==> flow/design.v <==
`timescale 1ns / 1ps
module EC(
input H0,L0,EC_prev,H1,  
output EC_out,EC_next 
    );
wire w;  
assign w = ~(H0 | L0);
assign EC_next = (w & EC_prev);
assign EC_out = (EC_next & H1);
endmodule
`timescale 1ns / 1ps
module TBC(
input X0,X1,Y0,Y1,  
output H,L  
    );
assign H = ((X0) & (!Y1)) | (X1 & (!Y1)) | (X1 & (!Y0));
assign L = (!X1) & Y1;
endmodule
`timescale 1ns / 1ps
module mux8bit(
input sel,
input [7:0]I1,I0,
output [7:0]Y
    );
assign Y = sel ? I1 : I0;
endmodule
`timescale 1ns / 1ps
module TDS(
input [7:0]P0,P1,P2,
output [7:0]Min,Med,Max
    );
wire [20:0]w;
wire [5:0]EC_next;
wire [8:0]EC_out;
wire [2:0]mux_sel;
wire [7:0]Temp_max,Temp_min_1,Temp_min_2;
TBC TBC_1_MSB_67(.X0(P0[6]),.X1(P0[7]),.Y0(P1[6]),.Y1(P1[7]),.H(w[0]),.L(w[1]));
TBC TBC_1_BITS45(.X0(P0[4]),.X1(P0[5]),.Y0(P1[4]),.Y1(P1[5]),.H(w[2]),.L(w[3]));
TBC TBC_1_BITS23(.X0(P0[2]),.X1(P0[3]),.Y0(P1[2]),.Y1(P1[3]),.H(w[4]),.L(w[5]));
TBC TBC_1_LSB_01(.X0(P0[0]),.X1(P0[1]),.Y0(P1[0]),.Y1(P1[1]),.H(w[6]),.L());
EC EC_1_MSB_45(.H0(w[0]),.L0(w[1]),.EC_prev(1'b1),.H1(w[2]),.EC_next(EC_next[0]),.EC_out(EC_out[0]));
EC EC_1_BITS23(.H0(w[2]),.L0(w[3]),.EC_prev(EC_next[0]),.H1(w[4]),.EC_next(EC_next[1]),.EC_out(EC_out[1]));
EC EC_1_LSB_01(.H0(w[4]),.L0(w[5]),.EC_prev(EC_next[1]),.H1(w[6]),.EC_next(),.EC_out(EC_out[2]));
assign mux_sel[0] = EC_out[0] | EC_out[1] | EC_out[2] | w[0];  
mux8bit m_1_min(.sel(mux_sel[0]),.I1(P1),.I0(P0),.Y(Temp_min_1));
mux8bit m_1_max(.sel(mux_sel[0]),.I1(P0),.I0(P1),.Y(Temp_max));
TBC TBC_2_MSB_67(.X0(Temp_max[6]),.X1(Temp_max[7]),.Y0(P2[6]),.Y1(P2[7]),.H(w[7]),.L(w[8]));
TBC TBC_2_BITS45(.X0(Temp_max[4]),.X1(Temp_max[5]),.Y0(P2[4]),.Y1(P2[5]),.H(w[9]),.L(w[10]));
TBC TBC_2_BITS23(.X0(Temp_max[2]),.X1(Temp_max[3]),.Y0(P2[2]),.Y1(P2[3]),.H(w[11]),.L(w[12]));
TBC TBC_2_LSB_01(.X0(Temp_max[0]),.X1(Temp_max[1]),.Y0(P2[0]),.Y1(P2[1]),.H(w[13]),.L());
EC EC_2_MSB_45(.H0(w[7]),.L0(w[8]),.EC_prev(1'b1),.H1(w[9]),.EC_next(EC_next[2]),.EC_out(EC_out[3]));
EC EC_2_BITS23(.H0(w[9]),.L0(w[10]),.EC_prev(EC_next[2]),.H1(w[11]),.EC_next(EC_next[3]),.EC_out(EC_out[4]));
EC EC_2_LSB_01(.H0(w[11]),.L0(w[12]),.EC_prev(EC_next[3]),.H1(w[13]),.EC_next(),.EC_out(EC_out[5]));
assign mux_sel[1] = EC_out[3] | EC_out[4] | EC_out[5] | w[7];
mux8bit m_2_min(.sel(mux_sel[1]),.I1(P2),.I0(Temp_max),.Y(Temp_min_2));
mux8bit m_2_max(.sel(mux_sel[1]),.I1(Temp_max),.I0(P2),.Y(Max));  
TBC TBC_3_MSB_67(.X0(Temp_min_1[6]),.X1(Temp_min_1[7]),.Y0(Temp_min_2[6]),.Y1(Temp_min_2[7]),.H(w[14]),.L(w[15]));
TBC TBC_3_BITS45(.X0(Temp_min_1[4]),.X1(Temp_min_1[5]),.Y0(Temp_min_2[4]),.Y1(Temp_min_2[5]),.H(w[16]),.L(w[17]));
TBC TBC_3_BITS23(.X0(Temp_min_1[2]),.X1(Temp_min_1[3]),.Y0(Temp_min_2[2]),.Y1(Temp_min_2[3]),.H(w[18]),.L(w[19]));
TBC TBC_3_LSB_01(.X0(Temp_min_1[0]),.X1(Temp_min_1[1]),.Y0(Temp_min_2[0]),.Y1(Temp_min_2[1]),.H(w[20]),.L());
EC EC_3_MSB_45(.H0(w[14]),.L0(w[15]),.EC_prev(1'b1),.H1(w[16]),.EC_next(EC_next[4]),.EC_out(EC_out[6]));
EC EC_3_BITS23(.H0(w[16]),.L0(w[17]),.EC_prev(EC_next[4]),.H1(w[18]),.EC_next(EC_next[5]),.EC_out(EC_out[7]));
EC EC_3_LSB_01(.H0(w[18]),.L0(w[19]),.EC_prev(EC_next[5]),.H1(w[20]),.EC_next(),.EC_out(EC_out[8]));
assign mux_sel[2] = EC_out[6] | EC_out[7] | EC_out[8] | w[14];
mux8bit m_3_min(.sel(mux_sel[2]),.I1(Temp_min_2),.I0(Temp_min_1),.Y(Min));  
mux8bit m_3_max(.sel(mux_sel[2]),.I1(Temp_min_1),.I0(Temp_min_2),.Y(Med));  
endmodule
`timescale 1ns / 1ps
module inexact_filter
# (parameter COUNT= 256) 
(input [7:0] Pixel_in,
input  clk,
output [7:0] Median
);
    reg [7:0]  line_buff1 [COUNT-1:0];
    reg [7:0]  line_buff2 [COUNT-1:0];
    reg [7:0]  R1_Max,R1_Med,R1_Min,R2_Max,R2_Med,R2_Min,Buffer_reg;
    wire [7:0] Min,Max,Med,Last_Max,Last_Med,Last_Min;
    integer i;
    always @(posedge clk)begin
    Buffer_reg <= Pixel_in;
    end
    always @ (posedge clk)
    begin
    line_buff2[COUNT-1] <= Buffer_reg;
    line_buff1[COUNT-1] <= line_buff2[0];
    for ( i=0 ; i<COUNT-1; i=i+1 )
        line_buff2[i] <= line_buff2[i+1];
    for ( i=0 ; i<COUNT-1; i=i+1 )
         line_buff1[i] <= line_buff1[i+1];
    end 
    TDS tds1_1(.P0(line_buff1[0]),.P1(line_buff2[0]),.P2(Buffer_reg),.Min(Min),.Max(Max),.Med(Med));
    always @(posedge clk) begin
    R1_Max <= Max;
    R1_Med <= Med;
    R1_Min <= Min;
    end
    always @(posedge clk) begin
    R2_Max <= R1_Max;
    R2_Med <= R1_Med;
    R2_Min <= R1_Min;
    end
    TDS tds2_1(.P0(Max),.P1(R1_Max),.P2(R2_Max),.Min(Last_Min),.Max(),.Med());
    TDS tds2_2(.P0(Med),.P1(R1_Med),.P2(R2_Med),.Min(),.Max(),.Med(Last_Med));
    TDS tds2_3(.P0(Min),.P1(R1_Min),.P2(R2_Min),.Min(),.Max(Last_Max),.Med());
    TDS tds_f(.P0(Last_Min),.P1(Last_Med),.P2(Last_Max),.Min(),.Max(),.Med(Median));
    endmodule
== Reports on inexact_filter ==
Tool output for the design above, in the order of the flow.
Lines are those of the file above, counted from 1.
Operators: Yosys type, input widths -> output width; for muxes data width and select width s.
Library cell names are shortened.
Not given: -
Inputs
  top module: inexact_filter
  clock input: clk
  standard-cell library: sky130hd
  timing corner: tt_025C_1v80

== Word-level counts ==
Yosys after proc, flatten, opt, wreduce and memory -nomap, before mapping. Enables and synchronous resets that opt folds into registers are not counted as muxes. Print and check cells are not counted. Equal cells are merged and count once.
Storage and ports
  register bits: 4152
  input bits: 9
  output and inout bits: 8
Cells by class
  multiplexer cells: 20
  bitwise logic cells: 518
  reductions and logical operators: 154
Operator list (number)
  $and 1x1->1: 280
  $or 1x1->1: 196
  $mux 8: 20
  $logic_not 1->1: 154
  $not 1->1: 42

== Depth ==
Yosys ltp: most cells in a row. Word level: on the elaborated netlist, between registers, memories and ports. Mapped: between sequential cells and ports; inverters and the memories' decode and read muxes count.
Depth
  depth after elaboration: 104
  ABC_AREA: 1
  depth in mapped cells: 71
  mapped depth without buffers: 67

== Synthesis result ==
The flow's flattened synthesis, as Yosys stat reports it; memories are mapped. The netlist is that of the ABC_AREA named above (0 if unset); the other value can give another one.
The area totals of this step are shown rounded.
Cell types
  dfxtp_1: number 4152, area in all 8.31E+04 um^2
  nand2_1: number 301, area in all 1.13E+03 um^2
  inv_1: number 135, area in all 506.736 um^2
  nand3_1: number 88, area in all 440.422 um^2
  nand2_2: number 44, area in all 275.264 um^2
  o21ai_0: number 52, area in all 260.25 um^2
  o21ai_1: number 42, area in all 210.202 um^2
  nand2_4: number 17, area in all 191.434 um^2
  o21ai_2: number 21, area in all 183.926 um^2
  inv_2: number 20, area in all 75.072 um^2
  nand3_2: number 7, area in all 70.067 um^2
  o21ai_4: number 4, area in all 65.062 um^2
  o22ai_1: number 10, area in all 62.56 um^2
  buf_6: number 5, area in all 56.304 um^2
  nand3_4: number 3, area in all 52.55 um^2
  o21a_1: number 6, area in all 45.043 um^2
  nand4_1: number 7, area in all 43.792 um^2
  or2_1: number 6, area in all 37.536 um^2
Other cell types: 22; their cells: 47.
Mapped netlist
  mapped cells: 4967
  chip area (Yosys): 0.0872 mm^2
  sequential part of the area: 0.0831 mm^2
  mapped flip-flops: 4152

== Worst setup path after synthesis ==
Source: OpenSTA report_checks on the synthesized netlist (no wires, ideal clock, input and output delay 20% of the period each), path of least setup slack; recovery checks are left aside. Register names are those of the netlist, which keeps one name where synthesis merged equal registers.
Path post-synthesis
  path kind: register to output
  start: register line_buff1[0][3]
  end: output Median[5]
  period: 11000 ps
  data arrival time: 5810 ps
  required time: 8800 ps
  path slack: 2990 ps
  delay of the path: 5810 ps
  driving pins on the path: 59
  synthesis period reached: 8010 ps
"delay of the path" = arrival - input delay + setup time.
At an output port there is no setup time.
"driving pins on the path": output pins that drive a net of the path, with the launching flip-flop's if there is one; two outputs of one cell count as two.
"synthesis period reached" is the clock period less the worst setup slack; recovery checks do not enter. This is arithmetic on one report: input and output delays are still those of the set period (20% each).
Between the ends stands the longest chain of elaborated cells between them, by number of cells; it is not shown to be the way that was timed. Of several equally long chains one is given.
Each line given opens the expression or statement behind the cell; cells for indexed reads and writes are added by Yosys, which also makes memories of some case tables.
Between the ends, post-synthesis
  cell sequence: dfxtp_1 or2_0 nand2_1 nand3_2 nand3_4 nand2_2 buf_6 o21ai_2 nand2_1 nand4_2 nand2_4 nand2_4 buf_12 nand2_2 o21ai_2 inv_2 o22ai_2 nand3_2 [... 23 more ...] nand2_4 nand2_4 buf_6 nand2_1 nand3_1 nand2_1 nand2_1 nand3_2 nand2_2 nand2_4 buf_8 nand2_1 o21ai_4 inv_2 o21a_1 inv_2 nand3_1 nand2_1
  length of the longest elaborated chain: 102
  elaborated cells on any way between the ends: 602
  RTL lines with such cells: 9
Ends and longest elaborated chain, post-synthesis
  start: declaration: RTL line 75  | reg [7:0]  line_buff1 [COUNT-1:0];
  start: assignment: RTL line 90  | line_buff1[i] <= line_buff1[i+1];
  $and 1x1->1: RTL line 16  | assign H = ((X0) & (!Y1)) | (X1 & (!Y1)) | (X1 & (!Y0));
  $or 1x1->1 x2: RTL line 16
  $or 1x1->1: RTL line 7  | assign w = ~(H0 | L0);
  $not 1->1: RTL line 7
  $and 1x1->1: RTL line 8  | assign EC_next = (w & EC_prev);
  $and 1x1->1: RTL line 9  | assign EC_out = (EC_next & H1);
  $or 1x1->1 x2: RTL line 44  | assign mux_sel[0] = EC_out[0] | EC_out[1] | EC_out[2] | w[0];
  [... 83 more ...]
  $or 1x1->1 x2: RTL line 16
  $or 1x1->1: RTL line 7
  $not 1->1: RTL line 7
  $and 1x1->1: RTL line 8
  $and 1x1->1: RTL line 9
  $or 1x1->1 x3: RTL line 64  | assign mux_sel[2] = EC_out[6] | EC_out[7] | EC_out[8] | w[14];
  $mux 8: RTL line 25  | assign Y = sel ? I1 : I0;
  end: declaration: RTL line 73  | output [7:0] Median
Nets of the timed path that keep an RTL name, with a line that drives or declares them; the list need not be complete.
Named nets, post-synthesis (RTL line)
  tds2_2.TBC_1_MSB_67.X1: 25

== Path in the finished layout ==
From the final timing report of record 1: the path of least setup slack in the routed layout; clock arrival at registers is part of the times.
The report prints the path's times to 10 ps; the period is as set.
Path after layout
  path kind: register to output
  start: register line_buff1[0][3]
  end: output Median[0]
  period: 11000 ps
  data arrival time: 8660 ps
  required time: 8800 ps
  path slack: 140 ps
  driving pins on the path: 50
Between the ends stands the longest chain of elaborated cells between them, by number of cells; it is not shown to be the way that was timed. Of several equally long chains one is given.
Between the ends, after layout
  cell sequence: dfxtp_1 or2_0 nand2_1 nand3_2 nand3_4 nand2_4 a21oi_2 inv_1 o21ai_4 nand2_8 o21ai_2 o21ai_0 nand2_1 nand3_2 a21oi_2 inv_2 o22ai_1 inv_1 [... 14 more ...] a21oi_2 o22ai_1 inv_1 nand2_4 nand2_4 clkinv_4 o21ai_2 a21oi_1 nor2_4 nand2_4 o21ai_2 nand2_1 nand2_1 nand3_1 nand3_2 nand3_1 nand2_1 clkdlybuf4s50_1
  length of the longest elaborated chain: 102
  elaborated cells on any way between the ends: 602
  RTL lines with such cells: 9
Ends and longest elaborated chain, after layout
  start: declaration: RTL line 75  | reg [7:0]  line_buff1 [COUNT-1:0];
  start: assignment: RTL line 90  | line_buff1[i] <= line_buff1[i+1];
  $and 1x1->1: RTL line 16  | assign H = ((X0) & (!Y1)) | (X1 & (!Y1)) | (X1 & (!Y0));
  $or 1x1->1 x2: RTL line 16
  $or 1x1->1: RTL line 7  | assign w = ~(H0 | L0);
  $not 1->1: RTL line 7
  $and 1x1->1: RTL line 8  | assign EC_next = (w & EC_prev);
  $and 1x1->1: RTL line 9  | assign EC_out = (EC_next & H1);
  $or 1x1->1 x2: RTL line 44  | assign mux_sel[0] = EC_out[0] | EC_out[1] | EC_out[2] | w[0];
  [... 83 more ...]
  $or 1x1->1 x2: RTL line 16
  $or 1x1->1: RTL line 7
  $not 1->1: RTL line 7
  $and 1x1->1: RTL line 8
  $and 1x1->1: RTL line 9
  $or 1x1->1 x3: RTL line 64  | assign mux_sel[2] = EC_out[6] | EC_out[7] | EC_out[8] | w[14];
  $mux 8: RTL line 25  | assign Y = sel ? I1 : I0;
  end: declaration: RTL line 73  | output [7:0] Median
Nets of the timed path that keep an RTL name, with a line that drives or declares them; the list need not be complete.
Named nets, after layout (RTL line)
  tds2_2.TBC_1_MSB_67.X1: 25

Add stored flow runs of inexact_filter

Below are 5 stored runs of the flow (Yosys, OpenROAD; platform sky130hd) on inexact_filter, each with its settings and what was measured, unordered. Constraints: input delay and output delay 20% of the set period each, output load 0.01 pF.
"achieved clock period" means the clock period less the worst setup slack. The figure is calculated, with input and output delays left at 20% of the set period.
"worst setup path time" = time allowed to the worst setup path (clock period - input delay - output delay, where it has them) - its slack; a late launch clock adds to it, a late capture clock takes from it.
"power": no workload was simulated; the value follows from the tool's default switching activity.
"worst setup path time" is given in steps of 10 ps.
The measured numbers are rounded.
[record 1] settings: ABC_AREA=1, MAX_ROUTING_LAYER=met4, MIN_ROUTING_LAYER=met1, SETUP_SLACK_MARGIN=-0.97, SLEW_MARGIN=25, period_ns=11.0, CAP_MARGIN=20, CORE_MARGIN=2, CORE_UTILIZATION=40
[record 1] result: chip area after synthesis (Yosys) 0.0872 mm^2, die area 0.222 mm^2, standard-cell area of the final layout 0.104 mm^2, utilization 47.9 %, worst setup slack after layout 137 ps, total negative slack 0 ps, worst hold slack 284 ps, power 28.7 mW, achieved clock period 10863 ps, worst setup path time 8660 ps, worst setup path kind register to output
[record 2] settings: CORE_UTILIZATION=44, period_ns=10.7, CAP_MARGIN=20, CORE_MARGIN=2, SLEW_MARGIN=20
[record 2] result: chip area after synthesis (Yosys) 0.0886 mm^2, die area 0.205 mm^2, standard-cell area of the final layout 0.107 mm^2, utilization 53.5 %, worst setup slack after layout 217 ps, total negative slack 0 ps, worst hold slack 250 ps, power 29.2 mW, achieved clock period 10483 ps, worst setup path time 8340 ps, worst setup path kind register to output
[record 3] settings: ABC_AREA=0, CELL_PAD_IN_SITES_DETAIL_PLACEMENT=1, CELL_PAD_IN_SITES_GLOBAL_PLACEMENT=0, CORE_MARGIN=8, CORE_UTILIZATION=26, CTS_CLUSTER_DIAMETER=292, CTS_CLUSTER_SIZE=48, GPL_ROUTABILITY_DRIVEN=0, GPL_TIMING_DRIVEN=0, HOLD_SLACK_MARGIN=-0.03, MIN_ROUTING_LAYER=met1, PLACE_DENSITY_LB_ADDON=0.02, SETUP_SLACK_MARGIN=0.37, SLEW_MARGIN=30, period_ns=6.31, CAP_MARGIN=20
[record 3] result: chip area after synthesis (Yosys) 0.0886 mm^2, die area 0.36 mm^2, standard-cell area of the final layout 0.099 mm^2, utilization 29.2 %, worst setup slack after layout -3650 ps, total negative slack -27600 ps, worst hold slack 280 ps, power 37.2 mW, achieved clock period 9963 ps, worst setup path time 8700 ps, worst setup path kind register to output
[record 4] settings: ABC_AREA=1, CELL_PAD_IN_SITES_DETAIL_PLACEMENT=1, CELL_PAD_IN_SITES_GLOBAL_PLACEMENT=0, CORE_UTILIZATION=26, CTS_CLUSTER_DIAMETER=292, CTS_CLUSTER_SIZE=48, GPL_ROUTABILITY_DRIVEN=0, GPL_TIMING_DRIVEN=0, HOLD_SLACK_MARGIN=-0.03, MIN_ROUTING_LAYER=met1, PLACE_DENSITY_LB_ADDON=0.02, SETUP_SLACK_MARGIN=0.37, SLEW_MARGIN=30, period_ns=6.31, CAP_MARGIN=20, CORE_MARGIN=2
[record 4] result: chip area after synthesis (Yosys) 0.0872 mm^2, die area 0.34 mm^2, standard-cell area of the final layout 0.0971 mm^2, utilization 29.1 %, worst setup slack after layout -2730 ps, total negative slack -21300 ps, worst hold slack 291 ps, power 37.0 mW, achieved clock period 9043 ps, worst setup path time 7780 ps, worst setup path kind register to output
[record 5] settings: ABC_AREA=0, CELL_PAD_IN_SITES_DETAIL_PLACEMENT=1, CORE_UTILIZATION=22, MAX_ROUTING_LAYER=met4, MIN_ROUTING_LAYER=met2, SLEW_MARGIN=20, period_ns=14.0, CAP_MARGIN=20, CORE_MARGIN=2
[record 5] result: chip area after synthesis (Yosys) 0.0886 mm^2, die area 0.408 mm^2, standard-cell area of the final layout 0.109 mm^2, utilization 27.2 %, worst setup slack after layout 720 ps, total negative slack 0 ps, worst hold slack 242 ps, power 22.6 mW, achieved clock period 13280 ps, worst setup path time 10480 ps, worst setup path kind register to output
